==> flow/design.v <==
`timescale 1ns / 1ps
module uart_rx(
               input               clk          ,		 
               input               rst_n        ,	
               input               din          ,
               output  reg [7:0]    dout         ,		
               output  reg         dout_vld     
               );
parameter    	   BPS	  =	217;	 
reg   [14:0]        cnt0         ;
wire                add_cnt0     ;
wire                end_cnt0     ;
reg   [ 3:0]        cnt1         ;
wire                add_cnt1     ;
wire                end_cnt1     ;
reg                 rx0          ;	
reg                 rx1          ;	
reg                 rx2          ;	
wire                rx_en        ;
reg                 flag_add     ;
always @ (posedge clk or negedge rst_n) begin
	if(!rst_n) begin
		rx0 <= 1'b1;
        rx1 <= 1'b1;
        rx2 <= 1'b1;
	end
	else begin
		rx0 <= din;
        rx1 <= rx0;
        rx2 <= rx1;
	end
end
assign rx_en = rx2 & ~rx1;	
always @(posedge clk or negedge rst_n)begin
    if(!rst_n)begin
        cnt0 <= 0;
    end
    else if(add_cnt0)begin
        if(end_cnt0)
            cnt0 <= 0;
        else
            cnt0 <= cnt0 + 1;
    end
end
assign add_cnt0 = flag_add;
assign end_cnt0 = add_cnt0 && cnt0==BPS-1 ;
always @(posedge clk or negedge rst_n)begin 
    if(!rst_n)begin
        cnt1 <= 0;
    end
    else if(add_cnt1)begin
        if(end_cnt1)
            cnt1 <= 0;
        else
            cnt1 <= cnt1 + 1;
    end
end
assign add_cnt1 = end_cnt0;
assign end_cnt1 = add_cnt1 && cnt1==9-1 ;  
always @ (posedge clk or negedge rst_n)begin
	if(!rst_n) begin
		flag_add <= 1'b0;
	end
	else if(rx_en) begin		
		flag_add <= 1'b1;	
	end
    else if(end_cnt1) begin		
		flag_add <= 1'b0;	
	end
end
always @ (posedge clk or negedge rst_n)begin
	if(!rst_n) begin
		dout <= 8'd0;
	end
	else if(add_cnt0 && cnt0==BPS/2-1 && cnt1!=0) begin		 
	    dout[cnt1-1]<= rx2 ;
	end
end
always @ (posedge clk or negedge rst_n)begin
	if(!rst_n) begin
		dout_vld <= 1'b0;
	end
    else if(end_cnt1) begin		
		dout_vld <= 1'b1;	
	end
	else begin	
        dout_vld <= 1'b0;			
	end
end
endmodule
`timescale 1ns / 1ps
module uart_tx(
                 input             clk    ,			
                 input             rst_n  ,		
                 input [7:0]       din    ,
                 input             din_vld,	  
                 output reg        rdy    ,   
                 output reg        dout   
             );
parameter         BPS    = 217;
reg   [7:0]       tx_data_tmp;	
reg               flag_add   ;
reg   [14:0]      cnt0       ;
wire              add_cnt0   ;
wire              end_cnt0   ;
reg   [ 3:0]      cnt1       ;
wire              add_cnt1   ;
wire              end_cnt1   ;
wire  [ 9:0]      data       ;
always  @(posedge clk or negedge rst_n)begin
    if(rst_n==1'b0)begin
        flag_add <= 0;
    end
    else if(flag_add==0 && din_vld)begin
        flag_add <= 1;
    end
    else if(end_cnt1)begin
        flag_add <= 0;
    end
end
always @(posedge clk or negedge rst_n)begin
    if(!rst_n)begin
        cnt0 <= 0;
    end
    else if(add_cnt0)begin
        if(end_cnt0)
            cnt0 <= 0;
        else
            cnt0 <= cnt0 + 1;
    end
end
assign add_cnt0 = flag_add;
assign end_cnt0 = add_cnt0 && cnt0==BPS-1 ;
always @(posedge clk or negedge rst_n)begin 
    if(!rst_n)begin
        cnt1 <= 0;
    end
    else if(add_cnt1)begin
        if(end_cnt1)
            cnt1 <= 0;
        else
            cnt1 <= cnt1 + 1;
    end
end
assign add_cnt1 = end_cnt0;
assign end_cnt1 = add_cnt1 && cnt1==10-1 ;
always @ (posedge clk or negedge rst_n) begin
	if(!rst_n) begin
		tx_data_tmp <=8'd0;
	end
	else if(flag_add==1'b0 && din_vld) begin	
		tx_data_tmp <= din;	
	end
end
always @ (posedge clk or negedge rst_n) begin
	if(!rst_n) begin
		dout <= 1'b1;
	end
	else if(add_cnt0 && cnt0==1-1)begin
        dout<= data[cnt1];
    end 
end
assign  data = {1'b1,tx_data_tmp,1'b0};  
always  @(*)begin
    if(din_vld || flag_add)
        rdy = 1'b0;
    else
        rdy = 1'b1;
end
endmodule
module  uart_top(
								input  clk,
								input  rst_n,
								input  din,
								input sw8,
								output  reg  [23:0] pic_out,
								output  reg [16:0] addr,
								output  reg wr_ram,
								output  tx,
								output  reg pic_done,    
								output  reg  pic_download,    
								output  reg [7:0] rgb_led
								);
	wire   dout_vld;
	wire  [7:0] dout;
	reg [3:0] code_p;
	reg  [4:0]  cnt;
	reg  [3:0]  state;
	wire  [3:0]  code;
	wire [7:0]  temp;
	reg [23:0] pic_reg;
	parameter  monitor=0;   
	parameter  second=1 ;
	parameter  third=2 ;
	parameter   fouth=3;
	parameter   fiveth=4;
	parameter   sixth=5;
	parameter   send=6;
	parameter   stop=7;
	assign temp=(dout>8'd57)?(dout-8'd87):(dout-8'd48);
	assign code=temp[3:0];
	always  @ (posedge clk or negedge rst_n)
	    begin
			if  (!rst_n)
			   begin
			      state<=monitor;
				  wr_ram<=1;
				  pic_out<=0;
				  addr<=0;
				  pic_done<=0;
				  end
			else
	case (state)
	monitor:	begin
				   if (dout_vld)
						begin
						    wr_ram<=1;	
							pic_reg[23:20]<=code;
							state<=second;
							code_p<=code;
						end
				 else
				          state<=monitor;
					end
	second:	begin
					if (dout_vld)
							begin
								pic_reg[19:16]<=code;
								state<=third;
								rgb_led<={code_p,code};
							end
					else
							state<=second;
					end
		third:		begin
					if (dout_vld)
						begin
							pic_reg[15:12]<=code;
							state<=fouth;
							code_p<=code;
						end
					else
						state<=third;
					end
		fouth:		begin
					if (dout_vld)
						begin
							pic_reg[11:8]<=code;
							state<=fiveth;
							rgb_led<={code_p,code};
						end
					else
						state<=fouth;
					end
		fiveth:		begin
					if (dout_vld)
						begin
							pic_reg[7:4]<=code;
							state<=sixth;
							code_p<=code;
						end
					else
						state<=fiveth;
					end
        sixth:		begin
					if (dout_vld)
						begin
							pic_reg[3:0]<=code;
							state<=send;
							rgb_led<={code_p,code};
						end
					else
						state<=sixth;
					end
		send: 	 begin
						wr_ram<=0;
						pic_out<=pic_reg;
						if (addr<479)
							begin
								addr<=addr+1;								
								pic_done<=0;
								state<=monitor;
							end
			         else if (addr==479)
					        begin								 
							     addr<=0;		
								 pic_done<=1;
								 state<=stop;								
							end	 
						end
		stop:  begin
					if  (sw8==1)
					    state<=monitor;
					else
						begin
						state<=stop;
						end
				  end
		     endcase
		end
		always  @ (posedge  clk or negedge rst_n)
		    begin
				if (!rst_n)
					cnt<=0;
				else if (state==send)
				    cnt<=cnt+1;
			    else 
					cnt<=cnt;
			end
		always  @ (posedge  clk or negedge rst_n)
			begin
				if (!rst_n)
					pic_download<=1;
		   else if (cnt>=15)
					pic_download<=0;
			else
					pic_download<=1;
			end
		uart_rx #(.BPS(16)) uart_rx(
								.clk(clk),
								.rst_n(rst_n),
								.din(din),
								.dout(dout),
								.dout_vld(dout_vld)
								);
	   uart_tx #(.BPS(16)) uart_tx(
                              .clk(clk)    ,			
                              .rst_n(rst_n)  ,		
							  .din_vld(dout_vld)    ,
							  .din(dout),
							  .dout(tx),
							  .rdy()
							); 
		endmodule 
### Step by step through the tools: uart_top

Each step is given for the RTL above and for the edited RTL.
Lines under "before" count in the file above, lines under "after" in the edited file.
"change" is "after" less "before", of the values as shown; "rel. change" is that difference over "before", in percent.
Cell names lack the library's common part.
Not given: --

* top module: uart_top
* clock: clk
* library: sky130hd
* library corner: tt_025C_1v80

### The edit

Unified diff, file above to edited file.
A script made this edit. It changes what the design does and was not meant as an optimisation.

```diff
@@ -174,5 +174,5 @@
 								input  din,
 								input sw8,
-								output  reg  [23:0] pic_out,
+								output  reg  [23:0] pic_out_pin,
 								output  reg [16:0] addr,
 								output  reg wr_ram,
@@ -182,4 +182,6 @@
 								output  reg [7:0] rgb_led
 								);
+	reg [23:0] pic_out;
+	always @(posedge clk) pic_out_pin <= pic_out;
 	wire   dout_vld;
 	wire  [7:0] dout;
```

### After elaboration

Yosys after proc, flatten, opt, wreduce and memory -nomap, before mapping. Memory bits, and registers merged into a memory's read port (data or address), are not among the register bits. Print and check cells are not counted.

Operators by class
* $add $sub $neg: before 10, after 10, change 0, rel. change 0.00%
* multipliers: before 0, after 0, change 0
* divide/modulo/power cells: before 0, after 0, change 0
* $lt $le $gt $ge: before 3, after 3, change 0, rel. change 0.00%
* equal/unequal tests: before 17, after 17, change 0, rel. change 0.00%
* shift operators: before 3, after 3, change 0, rel. change 0.00%
* multiplexer cells: before 31, after 31, change 0, rel. change 0.00%
* bitwise logic cells: before 6, after 6, change 0, rel. change 0.00%
* reduce/logical cells: before 31, after 31, change 0, rel. change 0.00%

Operators by type and width
* 1-bit two-way mux: before 12, after 12, change 0, rel. change 0.00%
* 1-bit logical AND: before 8, after 8, change 0, rel. change 0.00%
* 3-bit AND reduction: before 8, after 8, change 0, rel. change 0.00%
* 4-bit two-way mux: before 7, after 7, change 0, rel. change 0.00%
* 4-bit by 3-bit == test with 1-bit output (second input constant): before 4, after 4, change 0, rel. change 0.00%
* 2-bit nonzero test: before 4, after 4, change 0, rel. change 0.00%
* 2-bit by 1-bit != test with 1-bit output (second input constant): before 3, after 3, change 0, rel. change 0.00%
* 2-bit AND reduction: before 3, after 3, change 0, rel. change 0.00%
* 15-bit by 1-bit adder with 15-bit output (second input constant): before 2, after 2, change 0, rel. change 0.00%
* 4-bit by 1-bit adder with 4-bit output (second input constant): before 2, after 2, change 0, rel. change 0.00%
* 15-bit by 4-bit == test with 1-bit output (second input constant): before 2, after 2, change 0, rel. change 0.00%
* 4-bit by 2-bit == test with 1-bit output (second input constant): before 2, after 2, change 0, rel. change 0.00%
* 4-bit == test (second input constant): before 2, after 2, change 0, rel. change 0.00%
* 15-bit two-way mux: before 2, after 2, change 0, rel. change 0.00%
* 17-bit two-way mux: before 2, after 2, change 0, rel. change 0.00%
* 2-bit two-way mux: before 2, after 2, change 0, rel. change 0.00%
* 3-bit two-way mux: before 2, after 2, change 0, rel. change 0.00%
* 8-bit two-way mux: before 2, after 2, change 0, rel. change 0.00%
* 1-bit NOT: before 2, after 2, change 0, rel. change 0.00%
* 3-bit nonzero test: before 2, after 2, change 0, rel. change 0.00%
* 3-bit OR reduction: before 2, after 2, change 0, rel. change 0.00%
* 17-bit by 1-bit adder with 17-bit output (second input constant): before 1, after 1, change 0, rel. change 0.00%
* 5-bit by 1-bit adder with 5-bit output (second input constant): before 1, after 1, change 0, rel. change 0.00%
* 1-bit AND: before 1, after 1, change 0, rel. change 0.00%
* 8-bit AND: before 1, after 1, change 0, rel. change 0.00%
* 15-bit by 3-bit == test with 1-bit output (second input constant): before 1, after 1, change 0, rel. change 0.00%
* 17-bit by 9-bit == test with 1-bit output (second input constant): before 1, after 1, change 0, rel. change 0.00%
* 4-bit by 1-bit == test with 1-bit output (second input constant): before 1, after 1, change 0, rel. change 0.00%

Not every row of either side is listed.

Storage and ports
* flip-flop bits (word level): before 150, after 174, change +24, rel. change +16.00%
* bits in latches: before 0, after 0, change 0
* bits in writable memories: before 0, after 0, change 0
* memory bits (read-only): before 0, after 0, change 0
* clocked read ports x word width: before 0, after 0, change 0
* memory cells: before 0, after 0, change 0
* bits of input ports: before 4, after 4, change 0, rel. change 0.00%
* word-level cells: before 129, after 130, change +1, rel. change +0.78%

### Depth

Yosys ltp: most cells in a row. Word level: on the elaborated netlist, between registers, memories and ports. Mapped: between sequential cells and ports; inverters and the memories' decode and read muxes count.

Depth
* word-level depth: before 6, after 6, change 0, rel. change 0.00%
* ABC_AREA: before 0, after 0
* gate-level depth with buffers: before 13, after 13, change 0, rel. change 0.00%
* depth with buffers taken out: before 12, after 12, change 0, rel. change 0.00%

### Mapped cells and area

Yosys stat after the flow's synthesis: flattened, memories mapped to cells. It holds for the ABC_AREA given above (unset counts as 0); a run with the other value may have another netlist.

Mapped netlist
* mapped cells: before 528, after 567, change +39, rel. change +7.39%
* mapped area (um^2): before 6656.4, after 7253.2, change +596.8, rel. change +8.97%
* sequential area (um^2): before 4042.6, after 4523.1, change +480.5, rel. change +11.89%
* flip-flops: before 154, after 178, change +24, rel. change +15.58%
* buffers: before 22, after 24, change +2, rel. change +9.09%

Cell types
* dfxtp_1: before 0, after 24, change +24
* xor2_1: before 16, after 10, change -6, rel. change -37.50%
* o21ai_1: before 0, after 6, change +6
* mux2_2: before 43, after 38, change -5, rel. change -11.63%
* nand4_1: before 9, after 14, change +5, rel. change +55.56%
* nor2_1: before 27, after 31, change +4, rel. change +14.81%
* a21oi_1: before 9, after 5, change -4, rel. change -44.44%
* mux2_1: before 2, after 6, change +4, rel. change +200.00%
* xnor2_1: before 20, after 23, change +3, rel. change +15.00%
* nor4_1: before 18, after 15, change -3, rel. change -16.67%
* o21ai_0: before 15, after 18, change +3, rel. change +20.00%
* a211o_1: before 4, after 1, change -3, rel. change -75.00%
* a21o_1: before 4, after 1, change -3, rel. change -75.00%
* nand2_1: before 42, after 44, change +2, rel. change +4.76%
* inv_1: before 21, after 23, change +2, rel. change +9.52%
* nand4b_1: before 3, after 1, change -2, rel. change -66.67%
* o22ai_1: before 3, after 1, change -2, rel. change -66.67%
* buf_2: before 2, after 4, change +2, rel. change +100.00%

Not every row of either side is listed.
By module: a second synthesis without flattening, with its own total; a netlist apart from the flattened one above.

Unflattened totals
* cells (unflattened synthesis): before 532, after 546, change +14, rel. change +2.63%
* area total of the unflattened synthesis (um^2): before 6855.3, after 7302.0, change +446.7, rel. change +6.52%

Rows give one instance, submodules left out.

By module, before
* uart_top: times used 1, cells 242, area 3636.0 um^2, sequential area 2511.2 um^2
* uart_rx #(BPS=16): times used 1, cells 167, area 1789.2 um^2, sequential area 804.5 um^2
* uart_tx #(BPS=16): times used 1, cells 123, area 1430.1 um^2, sequential area 726.9 um^2

By module, after
* uart_top: times used 1, cells 256, area 4082.7 um^2, sequential area 2991.6 um^2
* uart_rx #(BPS=16): times used 1, cells 167, area 1789.2 um^2, sequential area 804.5 um^2
* uart_tx #(BPS=16): times used 1, cells 123, area 1430.1 um^2, sequential area 726.9 um^2

### Path before layout

OpenSTA on the mapped netlist: ideal clock, no wires. The path of least setup slack (recovery checks aside). Input and output delay are each 20% of the period. Register names are those of the netlist, which keeps one name where synthesis merged equal registers.

Path after synthesis
* path type: before flip-flop to flip-flop, after flip-flop to flip-flop
* start point: before register uart_rx.cnt1[0], after register uart_rx.cnt1[0]
* end point: before register uart_rx.dout[3], after register uart_rx.dout[3]
* clock period (ns): before 10.0, after 10.0, change 0.0, rel. change 0.00%
* data arrival time (ns): before 3.228, after 3.003, change -0.225, rel. change -6.97%
* slack (ns): before 6.644, after 6.870, change +0.226
* delay of the path (ns): before 3.356, after 3.131, change -0.225, rel. change -6.70%
* stages: before 11, after 11, change 0, rel. change 0.00%
* path buffers: before 1, after 1, change 0, rel. change 0.00%
* synthesis period reached (ns): before 3.356, after 3.13, change -0.226, rel. change -6.73%

"delay of the path" is the arrival time less input delay plus setup time.
"stages" counts driving pins, that of a launching flip-flop among them; a cell with two outputs on the path counts twice.
"synthesis period reached" = period - worst setup slack (recovery checks aside). The figure is calculated, with input and output delays left at 20% of the set period.
Between the ends stands the longest chain of elaborated cells between them, by number of cells; it is not shown to be the way that was timed. Of several equally long chains one is given.
Each line given opens the expression or statement behind the cell; cells for indexed reads and writes are added by Yosys, which also makes memories of some case tables.
A register here has more assigning lines than the two given.
Lines with a computed index may be missing from the assigning lines.

On the way, after synthesis, before:
* path through: dfrtp_1 -> buf_2 -> inv_1 -> ha_1 -> or3b_2 -> ha_1 -> or4b_4 -> nor4_4 -> nand3_2 -> nor4_1 -> mux2_1
* cells in the longest elaborated chain: 6
* elaborated cells on any way between the ends: 9
* RTL lines with such cells: 2
* classes of those cells: add/sub (2); shift (2); logic (3); reduce/logical (2)

Ends and longest elaborated chain, after synthesis, before
* from (decl): line 13 `reg   [ 3:0]        cnt1         ;`
* from (assign): line 49 `cnt1 <= 0;`
* from (assign): line 55 `cnt1 <= cnt1 + 1;`
* 4-bit by 1-bit subtractor with 5-bit output: line 76 `dout[cnt1-1]<= rx2 ;`
* 32-bit negator with 33-bit output: line 76
* 1-bit by 33-bit variable shift with 8-bit output: line 76
* 8-bit NOT: line 76
* 8-bit AND: line 76
* 8-bit bitwise OR: line 76
* to (assign): line 73 `dout <= 8'd0;`
* to (decl): line 6 `output reg [7:0] dout ,`

On the way, after synthesis, after:
* path through: dfrtp_1 -> buf_2 -> inv_1 -> ha_1 -> or3b_2 -> ha_1 -> nor4b_1 -> and4b_1 -> nand3_1 -> nor4_1 -> mux2_1
* cells in the longest elaborated chain: 6
* elaborated cells on any way between the ends: 9
* RTL lines with such cells: 2
* classes of those cells: add/sub (2); shift (2); logic (3); reduce/logical (2)

Ends and longest elaborated chain, after synthesis, after
* from (decl): line 13 `reg   [ 3:0]        cnt1         ;`
* from (assign): line 49 `cnt1 <= 0;`
* from (assign): line 55 `cnt1 <= cnt1 + 1;`
* 4-bit by 1-bit subtractor with 5-bit output: line 76 `dout[cnt1-1]<= rx2 ;`
* 32-bit negator with 33-bit output: line 76
* 1-bit by 33-bit variable shift with 8-bit output: line 76
* 8-bit NOT: line 76
* 8-bit AND: line 76
* 8-bit bitwise OR: line 76
* to (assign): line 73 `dout <= 8'd0;`
* to (decl): line 6 `output reg [7:0] dout ,`

### Worst path after layout

From the final timing report of the runs of pair A: the path of least setup slack in the routed layout; clock arrival at registers is part of the times.

Path post-layout
* path type: before flip-flop to flip-flop, after input port to flip-flop
* start point: before register uart_rx.cnt1[0], after input port rst_n
* end point: before register uart_rx.dout[3], after register pic_reg[21]
* clock period (ns): before 10.0, after 10.0, change 0.0, rel. change 0.00%
* data arrival time (ns): before 3.93, after 3.75, change -0.18, rel. change -4.58%
* slack (ns): before 6.37, after 6.37, change 0.00
* stages: before 11, after 3, change -8, rel. change -72.73%
* path buffers: before 0, after 2, change +2

Between the ends stands the longest chain of elaborated cells between them, by number of cells; it is not shown to be the way that was timed. Of several equally long chains one is given.
A register here has more assigning lines than the two given.
Lines with a computed index may be missing from the assigning lines.

On the way, post-layout, before:
* path through: dfrtp_1 -> inv_1 -> ha_1 -> xor2_2 -> or3_1 -> ha_1 -> or4b_4 -> nor4_4 -> nand3_2 -> nor4_1 -> mux2_1
* cells in the longest elaborated chain: 6
* elaborated cells on any way between the ends: 9
* RTL lines with such cells: 2
* classes of those cells: add/sub (2); shift (2); logic (3); reduce/logical (2)

Ends and longest elaborated chain, post-layout, before
* from (decl): line 13 `reg   [ 3:0]        cnt1         ;`
* from (assign): line 49 `cnt1 <= 0;`
* from (assign): line 55 `cnt1 <= cnt1 + 1;`
* 4-bit by 1-bit subtractor with 5-bit output: line 76 `dout[cnt1-1]<= rx2 ;`
* 32-bit negator with 33-bit output: line 76
* 1-bit by 33-bit variable shift with 8-bit output: line 76
* 8-bit NOT: line 76
* 8-bit AND: line 76
* 8-bit bitwise OR: line 76
* to (assign): line 73 `dout <= 8'd0;`
* to (decl): line 6 `output reg [7:0] dout ,`

On the way, post-layout, after:
* path through: buf_4 -> buf_4 -> and3_1
* cells in the longest elaborated chain: 1
* elaborated cells on any way between the ends: 1
* RTL lines with such cells: 0
* classes of those cells: reduce/logical (1)

Ends and longest elaborated chain, post-layout, after
* from (decl): line 173 `input rst_n,`
* 3-bit AND reduction
* to (assign): line 220 `pic_reg[23:20]<=code;`
* to (decl): line 193 `reg [23:0] pic_reg;`

### Layout results

Both versions went through the flow (Yosys, OpenROAD) with the same settings in each pair. Constraints: input delay and output delay 20% of the set period each, output load 0.01 pF.

Settings, pair A:
* CORE_UTILIZATION: 40
* period_ns: 10.0
* CAP_MARGIN: 20
* CORE_MARGIN: 2
* SLEW_MARGIN: 20

Final reports, pair A
* mapped cell area after synthesis (um^2): before 6656.4, after 7253.2, change +596.8, rel. change +8.97%
* area of the die (um^2): before 17689.0, after 19226.6, change +1537.6, rel. change +8.69%
* standard-cell area after routing (um^2): before 8006.4, after 8620.8, change +614.4, rel. change +7.67%
* utilization of the finished layout (%): before 48.8, after 48.2, change -0.6
* worst slack on setup checks (ns): before 6.370, after 6.366, change -0.004
* total negative slack on setup checks (ns): before 0.000, after 0.000, change 0.000
* smallest hold slack (ns): before 0.349, after 0.360, change +0.011
* power consumption (uW): before 1575, after 1715, change +140, rel. change +8.89%
* clock period achieved (ns): before 3.630, after 3.634, change +0.004, rel. change +0.11%

Settings, pair B:
* CAP_MARGIN: 30
* CORE_MARGIN: 4
* CORE_UTILIZATION: 61
* CTS_CLUSTER_DIAMETER: 260
* GPL_ROUTABILITY_DRIVEN: 1
* GPL_TIMING_DRIVEN: 0
* PLACE_DENSITY_LB_ADDON: 0.07
* period_ns: 3.42
* SLEW_MARGIN: 20

Final reports, pair B
* mapped cell area after synthesis (um^2): before 6656.4, after 7253.2, change +596.8, rel. change +8.97%
* area of the die (um^2): before 12647.3, after 13699.5, change +1052.2, rel. change +8.32%
* standard-cell area after routing (um^2): before 8089.0, after 8657.0, change +568.0, rel. change +7.02%
* utilization of the finished layout (%): before 77.3, after 75.2, change -2.1
* worst slack on setup checks (ns): before 0.076, after 0.158, change +0.082
* total negative slack on setup checks (ns): before 0.000, after 0.000, change 0.000
* power consumption (uW): before 4653, after 5061, change +408, rel. change +8.77%
* clock period achieved (ns): before 3.344, after 3.262, change -0.082, rel. change -2.45%

"clock period achieved" means the clock period less the worst setup slack. The figure is calculated, with input and output delays left at 20% of the set period.
"power consumption" rests on the timing tool's default activity at the inputs, not on a simulated workload.
